==> flow/design.v <==
`timescale 1ns / 1ps
module microprocessor(
  input             clk,
  input             sys_rst,
  input      [15:0] din,
  output     [15:0] dout,
  output     [15:0] imem_addr,
  input      [31:0] imem_data,
  output     [15:0] dmem_addr,
  output            dmem_we,
  input      [15:0] dmem_rdata,
  output            halted
);
reg [31:0] IR;             
reg [15:0] GPR [31:0];     
reg [15:0] SGPR;           
reg [15:0] PC;
reg sign, zero, overflow, carry;
reg jmp_flag;
reg stop;
localparam [2:0] idle            = 3'd0;   
localparam [2:0] fetch_inst      = 3'd1;   
localparam [2:0] dec_exec_inst   = 3'd2;   
localparam [2:0] next_inst       = 3'd3;   
localparam [2:0] sense_halt      = 3'd4;   
reg [2:0] state, next_state;
wire [15:0] src1 = GPR[IR[21:17]];
wire [15:0] src2 = IR[16] ? IR[15:0] : GPR[IR[15:11]];
wire [15:0] rdv  = GPR[IR[26:22]];
wire [16:0] sum     = {1'b0, src1} + {1'b0, src2};
wire [15:0] diff    = src1 - src2;
wire [31:0] mul_res = src1 * src2;
wire [15:0] quot    = (src2 == 16'd0) ? 16'hFFFF : (src1 / src2);
reg        wr_en;
reg [15:0] wr_val;
reg        jmp_n;
reg        stop_n;
always @(*) begin
  wr_en  = 1'b1;
  wr_val = rdv;
  jmp_n  = 1'b0;
  stop_n = 1'b0;
  case (IR[31:27])
    5'b00000 : wr_val = SGPR;
    5'b00001     : wr_val = IR[16] ? IR[15:0] : src1;
    5'b00010     : wr_val = sum[15:0];
    5'b00011     : wr_val = diff;
    5'b00100     : wr_val = mul_res[15:0];
    5'b00101     : wr_val = quot;
    5'b00110     : wr_val = src1 | src2;
    5'b00111    : wr_val = src1 & src2;
    5'b01000    : wr_val = src1 ^ src2;
    5'b01001   : wr_val = src1 ~^ src2;
    5'b01010   : wr_val = ~(src1 & src2);
    5'b01011    : wr_val = ~(src1 | src2);
    5'b01100    : wr_val = IR[16] ? ~IR[15:0] : ~src1;
    5'b01111 : wr_val = dmem_rdata;
    default  : wr_en = 1'b0;
  endcase
  case (IR[31:27])
    5'b10000        : jmp_n = 1'b1;
    5'b10001      : jmp_n = carry;
    5'b10011       : jmp_n = sign;
    5'b10101       : jmp_n = zero;
    5'b10111   : jmp_n = overflow;
    5'b10010    : jmp_n = ~carry;
    5'b10100     : jmp_n = ~sign;
    5'b10110     : jmp_n = ~zero;
    5'b11000 : jmp_n = ~overflow;
    5'b11001        : stop_n = 1'b1;
    default      : ;
  endcase
end
wire [15:0] rd_new = wr_en ? wr_val : rdv;
wire sign_n  = (IR[31:27] == 5'b00100) ? mul_res[31] : rd_new[15];
wire zero_n  = (IR[31:27] == 5'b00100) ? ~(|mul_res) : ~(|rd_new);
wire carry_n = (IR[31:27] == 5'b00010) ? sum[16] : 1'b0;
wire ovf_n   = (IR[31:27] == 5'b00010) ? ((~src1[15] & ~src2[15] & rd_new[15]) | (src1[15] & src2[15] & ~rd_new[15])) :
               (IR[31:27] == 5'b00011) ? ((~src1[15] & src2[15] & rd_new[15]) | (src1[15] & ~src2[15] & ~rd_new[15])) :
               1'b0;
always @(posedge clk) begin
  if (sys_rst)
    state <= idle;
  else
    state <= next_state;
end
always @(*) begin
  case (state)
    idle            : next_state = fetch_inst;
    fetch_inst      : next_state = dec_exec_inst;
    dec_exec_inst   : next_state = next_inst;
    next_inst       : next_state = sense_halt;
    sense_halt      : next_state = stop ? sense_halt : fetch_inst;
    default         : next_state = idle;
  endcase
end
always @(posedge clk) begin
  if (sys_rst) begin
    sign     <= 1'b0;
    zero     <= 1'b0;
    overflow <= 1'b0;
    carry    <= 1'b0;
    jmp_flag <= 1'b0;
    stop     <= 1'b0;
  end else begin
    case (state)
      idle: begin
        IR <= 32'h0;
        PC <= 16'd0;
      end
      fetch_inst: begin
        IR <= imem_data;
      end
      dec_exec_inst: begin
        if (wr_en)
          GPR[IR[26:22]] <= wr_val;
        if (IR[31:27] == 5'b00100)
          SGPR <= mul_res[31:16];
        sign     <= sign_n;
        zero     <= zero_n;
        carry    <= carry_n;
        overflow <= ovf_n;
        jmp_flag <= jmp_n;
        stop     <= stop_n;
      end
      next_inst: begin
        PC <= jmp_flag ? IR[15:0] : PC + 16'd1;
      end
      default: ;
    endcase
  end
end
assign imem_addr = PC;
assign dmem_addr = IR[15:0];
assign dmem_we   = (state == dec_exec_inst) && ((IR[31:27] == 5'b01101) || (IR[31:27] == 5'b01110));
assign dout      = (IR[31:27] == 5'b01110) ? din : src1;
assign halted    = stop;
endmodule
# [From RTL to reports: microprocessor]
# Tool output for the design above before and after an edit, in the order of the flow.
# Lines under "orig" count in the file above, lines under "edited" in the edited file.
# "change" is "edited" less "orig", of the values as shown; "change_rel_pct" is that difference over "orig", in percent.
# Library cell names are shortened.
# A cell with n/a has no value.
[design] top="microprocessor" clock_port="clk" lib="sky130hd" lib_corner="tt_025C_1v80"

# [Diff]
# The edit as a unified diff against the file above.
# A script made this edit. It changes what the design does and was not meant as an optimisation.
# begin of diff
@@ -31,5 +31,6 @@
 wire [15:0] diff    = src1 - src2;
 wire [31:0] mul_res = src1 * src2;
-wire [15:0] quot    = (src2 == 16'd0) ? 16'hFFFF : (src1 / src2);
+reg [15:0] quot;
+always @(posedge clk) quot <= (src2 == 16'd0) ? 16'hFFFF : (src1 / src2);
 reg        wr_en;
 reg [15:0] wr_val;
# end of diff

# [After elaboration]
# Yosys after proc, flatten, opt, wreduce and memory -nomap, before mapping. Print and check cells are not counted. Equal cells are merged and count once.
# Yosys's memory passes give these memory sizes; they may raise the number of words (mostly to a power of two), join words into wider ones and drop unused or constant bits.
[word_totals] element="register_bits" orig=73 edited=89 change=16 change_rel_pct=21.92
[word_totals] element="ram_bits" orig=512 edited=512 change=0 change_rel_pct=0.00
[word_totals] element="clocked_rd_ports_x_width" orig=48 edited=48 change=0 change_rel_pct=0.00
[word_totals] element="mem_count" orig=1 edited=1 change=0 change_rel_pct=0.00
[word_totals] element="input_bits" orig=66 edited=66 change=0 change_rel_pct=0.00
[word_totals] element="output_inout_bits" orig=50 edited=50 change=0 change_rel_pct=0.00
[word_totals] element="elab_cells" orig=118 edited=118 change=0 change_rel_pct=0.00
[classes] element="n_addsub" orig=3 edited=3 change=0 change_rel_pct=0.00
[classes] element="n_mul" orig=1 edited=1 change=0 change_rel_pct=0.00
[classes] element="div" orig=1 edited=1 change=0 change_rel_pct=0.00
[classes] element="equal" orig=29 edited=29 change=0 change_rel_pct=0.00
[classes] element="muxes" orig=32 edited=31 change=-1 change_rel_pct=-3.12
[classes] element="bitwise" orig=28 edited=28 change=0 change_rel_pct=0.00
[classes] element="reduce_logical" orig=13 edited=13 change=0 change_rel_pct=0.00
[memory_table] element="mem_shapes" orig="GPR 32 x 16 bit 3R1W" edited="GPR 32 x 16 bit 3R1W"
[ops] op="two-way mux 16 bit" orig=10 edited=9 change=-1 change_rel_pct=-10.00
# Unchanged operator kinds not shown: 40.

# [Logic depth]
# Longest topological path by Yosys (ltp), each cell counted once; first at word level (registers and memories cut), then after technology mapping (sequential cells cut; the memories' decode and read muxes count).
[depth] element="ltp_word" orig=10 edited=10 change=0 change_rel_pct=0.00
[depth] element="ABC_AREA" orig="0" edited="0"
[depth] element="mapped_depth" orig=167 edited=169 change=2 change_rel_pct=1.20
[depth] element="ltp_nobuf" orig=149 edited=156 change=7 change_rel_pct=4.70

# [After synthesis]
# Source: synth_stat.txt of the flow (Yosys; design flattened, memories mapped). It holds for the ABC_AREA given above (unset counts as 0); a run with the other value may have another netlist.
[mapped] element="stdcells" orig=4449 edited=4236 change=-213 change_rel_pct=-4.79
[mapped] element="area_um2" orig=50752.4 edited=50798.7 change=46.3 change_rel_pct=0.09
[mapped] element="seq_area_um2" orig=17817.1 edited=18137.4 change=320.3 change_rel_pct=1.80
[mapped] element="ff_cells" orig=602 edited=618 change=16 change_rel_pct=2.66
[mapped] element="buffers" orig=264 edited=268 change=4 change_rel_pct=1.52
[by_type] cell_type="mux2i_1" orig=199 edited=93 change=-106 change_rel_pct=-53.27
[by_type] cell_type="mux4_2" orig=347 edited=424 change=77 change_rel_pct=22.19
[by_type] cell_type="a22oi_1" orig=76 edited=31 change=-45 change_rel_pct=-59.21
[by_type] cell_type="o21ai_0" orig=162 edited=126 change=-36 change_rel_pct=-22.22
[by_type] cell_type="a21o_1" orig=28 edited=57 change=29 change_rel_pct=103.57
[by_type] cell_type="nand2_1" orig=407 edited=379 change=-28 change_rel_pct=-6.88
[by_type] cell_type="xnor2_1" orig=57 edited=85 change=28 change_rel_pct=49.12
[by_type] cell_type="inv_1" orig=320 edited=297 change=-23 change_rel_pct=-7.19
[by_type] cell_type="a21oi_1" orig=182 edited=160 change=-22 change_rel_pct=-12.09
[by_type] cell_type="nor2_1" orig=324 edited=344 change=20 change_rel_pct=6.17
[by_type] cell_type="o22ai_1" orig=19 edited=39 change=20 change_rel_pct=105.26
[by_type] cell_type="or2_2" orig=30 edited=12 change=-18 change_rel_pct=-60.00
[by_type] cell_type="nor3_1" orig=84 edited=67 change=-17 change_rel_pct=-20.24
[by_type] cell_type="a211oi_1" orig=31 edited=14 change=-17 change_rel_pct=-54.84
[by_type] cell_type="dfxtp_1" orig=26 edited=42 change=16 change_rel_pct=61.54
[by_type] cell_type="or4_1" orig=18 edited=2 change=-16 change_rel_pct=-88.89
[by_type] cell_type="or3_1" orig=40 edited=29 change=-11 change_rel_pct=-27.50
[by_type] cell_type="clkbuf_1" orig=155 edited=145 change=-10 change_rel_pct=-6.45
# Unchanged cell types not shown: 17.
# The list need not be complete.

# [Worst setup path after synthesis]
# Path of least setup slack by OpenSTA after synthesis, without wires, with an ideal clock, recovery checks aside; 20% of the period is set as input and as output delay. Where synthesis merged equal registers, the netlist keeps one of their names.
[synth_timing] element="kind" orig="reg-to-reg" edited="reg-to-reg"
[synth_timing] element="from" orig="reg (name not given)" edited="reg (name not given)"
[synth_timing] element="to" orig="reg zero" edited="reg quot[0]"
[synth_timing] element="clock_period_ns" orig=30.0 edited=30.0 change=0.0 change_rel_pct=0.00
[synth_timing] element="setup_time_ns" orig=0.127 edited=0.133 change=0.006
[synth_timing] element="t_first_pin_ns" orig=0.000 edited=0.000 change=0.000
[synth_timing] element="arrival_ns" orig=32.231 edited=32.676 change=0.445 change_rel_pct=1.38
[synth_timing] element="required_ns" orig=29.873 edited=29.867 change=-0.006 change_rel_pct=-0.02
[synth_timing] element="setup_slack_ns" orig=-2.358 edited=-2.809 change=-0.451
[synth_timing] element="path_delay_ns" orig=32.358 edited=32.809 change=0.451 change_rel_pct=1.39
[synth_timing] element="path_stages" orig=155 edited=159 change=4 change_rel_pct=2.58
[synth_timing] element="n_path_buf" orig=19 edited=15 change=-4 change_rel_pct=-21.05
[synth_timing] element="period_less_setup_slack_ns" orig=32.358 edited=32.809 change=0.451 change_rel_pct=1.39
# "path_delay_ns" is the arrival time less input delay plus setup time.
# "path_stages": output pins that drive a net of the path, with the launching flip-flop's if there is one; two outputs of one cell count as two.
# "period_less_setup_slack_ns" is the clock period less the worst setup slack; recovery checks do not enter. This is arithmetic on one report: input and output delays are still those of the set period (20% each).
[synth_between_orig] cell_sequence="dfxtp_1 buf_4 buf_6 buf_6 buf_6 buf_2 buf_2 buf_2 mux4_2 a22oi_1 nand3_1 a221oi_1 clkbuf_1 ha_1 a22oi_1 ha_1 o21a_1 nor2_1 [119 not listed] o31ai_1 a21oi_1 clkbuf_1 clkbuf_1 mux2i_1 ha_1 a21boi_0 o21a_1 o21ai_0 a21oi_1 o211a_1 o21ai_0 a21oi_1 o31ai_1 a31oi_1 nor4_1 o21ai_1 o211ai_1"
[synth_lines_orig] element="end, assigned" line_no=100 source="zero     <= 1'b0;"
[synth_lines_orig] element="end, assigned" line_no=120 source="zero     <= zero_n;"
[synth_lines_orig] element="end, declared" line_no=18 source="reg sign, zero, overflow, carry;"
# orig: Chain of elaborated cells between the ends: none given.
# Some nets on the timed path still bear RTL names; the line given drives or declares the net.
[synth_named_nets_orig] signal="wr_val[0]" line_no=43 source="case (IR[31:27])"
[synth_between_edited] cell_sequence="dfxtp_1 buf_6 buf_12 buf_12 buf_12 buf_6 buf_8 mux4_2 mux4_2 mux2_2 o21ai_1 ha_1 a22oi_1 ha_1 o21a_1 nor2_1 nor4_1 nor2_1 [123 not listed] o21ai_0 nand2b_1 a41oi_1 clkbuf_1 mux2i_1 ha_1 a21boi_0 o21a_1 o21a_1 o21a_1 o21a_1 o21a_1 o21a_1 o21ai_0 a21oi_1 o21a_1 nor3_1 o211ai_1"
[synth_lines_edited] element="end, assigned" line_no=34 source="always @(posedge clk) quot <= (src2 == 16'd0) ? 16'hFFFF : (src1 / src2);"
[synth_lines_edited] element="end, declared" line_no=33 source="reg [15:0] quot;"
# edited: Chain of elaborated cells between the ends: none given.

# [Path in the finished layout]
# From the final timing report of the runs of set A: the path of least setup slack in the routed layout; clock arrival at registers is part of the times.
[layout_timing] element="kind" orig="reg-to-reg" edited="reg-to-reg"
[layout_timing] element="from" orig="reg IR[16]" edited="reg (name not given)"
[layout_timing] element="to" orig="mem GPR[22][0]" edited="reg quot[0]"
[layout_timing] element="clock_period_ns" orig=30.0 edited=30.0 change=0.0 change_rel_pct=0.00
[layout_timing] element="setup_time_ns" orig=0.25 edited=0.17 change=-0.08
[layout_timing] element="t_first_pin_ns" orig=0.64 edited=0.64 change=0.00 change_rel_pct=0.00
[layout_timing] element="arrival_ns" orig=29.21 edited=29.51 change=0.30 change_rel_pct=1.03
[layout_timing] element="required_ns" orig=30.35 edited=30.45 change=0.10 change_rel_pct=0.33
[layout_timing] element="setup_slack_ns" orig=1.14 edited=0.94 change=-0.20
[layout_timing] element="path_stages" orig=142 edited=150 change=8 change_rel_pct=5.63
[layout_timing] element="n_path_buf" orig=13 edited=12 change=-1 change_rel_pct=-7.69
# Between the ends stands the longest chain of elaborated cells between them, by number of cells; it is not shown to be the way that was timed. Of several equally long chains one is given.
# Each line given opens the expression or statement behind the cell; cells for indexed reads and writes are added by Yosys, which also makes memories of some case tables.
[layout_between_orig] cell_sequence="edfxtp_1 buf_4 buf_4 nand2_1 nand4_1 a22oi_2 nand4_1 nor3_4 a22oi_2 ha_1 o21a_1 nor2_1 or3_4 nor2_4 nor2_1 a21oi_1 ha_1 o21a_1 [106 not listed] o211ai_1 a21boi_1 o31ai_2 a211oi_4 o31ai_2 a21oi_2 buf_6 inv_1 mux2_2 a41oi_2 ha_1 a21o_1 a21o_1 a211oi_1 buf_4 a31oi_4 buf_12 buf_12" elab_chain_cells=7 cells_between=19 cone_classes="2 x add/sub; 1 x mul; 1 x div; 8 x mux; 6 x logic; 1 x reduce/logical"
[layout_lines_orig] element="start, declared" line_no=14 source="reg [31:0] IR;"
[layout_lines_orig] element="start, assigned" line_no=108 source="IR <= 32'h0;"
[layout_lines_orig] element="start, assigned" line_no=112 source="IR <= imem_data;"
[layout_lines_orig] element="two-way mux 16 bit" line_no=28 source="wire [15:0] src2 = IR[16] ? IR[15:0] : GPR[IR[15:11]];"
[layout_lines_orig] element="divider 16 x 16 -> 16 bit" line_no=33 source="wire [15:0] quot    = (src2 == 16'd0) ? 16'hFFFF : (src1 / src2);"
[layout_lines_orig] element="two-way mux 16 bit" line_no=33
[layout_lines_orig] element="case mux 16 bit (select 14 bit)" line_no=43 source="case (IR[31:27])"
[layout_lines_orig] element="two-way mux 16 bit" line_no=115 source="if (wr_en)"
[layout_lines_orig] element="two-way mux 16 bit" line_no=106 source="case (state)"
[layout_lines_orig] element="two-way mux 16 bit" line_no=98 source="if (sys_rst) begin"
[layout_lines_orig] element="end, declared" line_no=15 source="reg [15:0] GPR [31:0];"
# Some nets on the timed path still bear RTL names; the line given drives or declares the net.
[layout_named_nets_orig] signal="wr_val[0]" line_no=43
[layout_between_edited] cell_sequence="dfxtp_2 buf_4 nand3_2 buf_4 o22a_1 o2111ai_1 nand3_2 nand2_1 nor4_2 buf_4 nand2_1 a22oi_2 ha_1 o21a_1 nor2_4 nor4_4 buf_4 mux2_2 [114 not listed] o21a_1 o21ai_2 nand2b_1 a41oi_4 mux2i_1 ha_1 a21boi_0 o21a_1 o21a_1 o21a_1 o21a_1 o21a_1 o21a_1 o21ai_1 a21oi_1 o21a_1 nor3_1 o211ai_1"
[layout_lines_edited] element="end, assigned" line_no=34 source="always @(posedge clk) quot <= (src2 == 16'd0) ? 16'hFFFF : (src1 / src2);"
[layout_lines_edited] element="end, declared" line_no=33 source="reg [15:0] quot;"
# edited: Chain of elaborated cells between the ends: none given.

# [Layout results]
# Runs of the flow (Yosys, OpenROAD) on both versions; the two runs of a pair have the same settings. The constraints put input and output delay at 20% of the set period each and load the outputs with 0.01 pF.
[flow_settings_set_A] CORE_UTILIZATION=30 period_ns=30.0 CAP_MARGIN=20 CORE_MARGIN=2 SLEW_MARGIN=20
[measured_set_A] element="yosys.chip_area_um2" orig=50752.4 edited=50798.7 change=46.3 change_rel_pct=0.09
[measured_set_A] element="dieArea_um2" orig=172482.0 edited=172636.0 change=154.0 change_rel_pct=0.09
[measured_set_A] element="stdcell_area_um2" orig=60511.8 edited=59224.3 change=-1287.5 change_rel_pct=-2.13
[measured_set_A] element="final_util_pct" orig=36.1 edited=35.1 change=-1.0
[measured_set_A] element="timing.setup.ws_ns" orig=1.145 edited=0.937 change=-0.208
[measured_set_A] element="tns_ns" orig=0.000 edited=0.000 change=0.000
[measured_set_A] element="worst_hold_slack_ns" orig=0.467 edited=0.444 change=-0.023
[measured_set_A] element="clock_period_reached_ns" orig=28.855 edited=29.063 change=0.208 change_rel_pct=0.72
[flow_settings_set_B] ABC_AREA=0 CELL_PAD_IN_SITES_DETAIL_PLACEMENT=1 CORE_UTILIZATION=50 CTS_CLUSTER_DIAMETER=294 PLACE_DENSITY_LB_ADDON=0.03 TNS_END_PERCENT=35 period_ns=19.5 CAP_MARGIN=20 CORE_MARGIN=2 SLEW_MARGIN=20
[measured_set_B] element="yosys.chip_area_um2" orig=50752.4 edited=50798.7 change=46.3 change_rel_pct=0.09
[measured_set_B] element="dieArea_um2" orig=104071.0 edited=104164.0 change=93.0 change_rel_pct=0.09
[measured_set_B] element="stdcell_area_um2" orig=67736.2 edited=64879.7 change=-2856.5 change_rel_pct=-4.22
[measured_set_B] element="final_util_pct" orig=67.5 edited=64.6 change=-2.9
[measured_set_B] element="timing.setup.ws_ns" orig=-10.856 edited=-9.025 change=1.831
[measured_set_B] element="tns_ns" orig=-1242.420 edited=-24.133 change=1218.287
[measured_set_B] element="worst_hold_slack_ns" orig=0.453 edited=0.469 change=0.016
[measured_set_B] element="power.total_uw" orig=13016 edited=13484 change=468 change_rel_pct=3.60
[measured_set_B] element="clock_period_reached_ns" orig=30.356 edited=28.525 change=-1.831 change_rel_pct=-6.03
# "clock_period_reached_ns" means the clock period less the worst setup slack. The figure is calculated, with input and output delays left at 20% of the set period.
# "power.total_uw" is the tool's figure for a default switching activity; nothing was simulated.
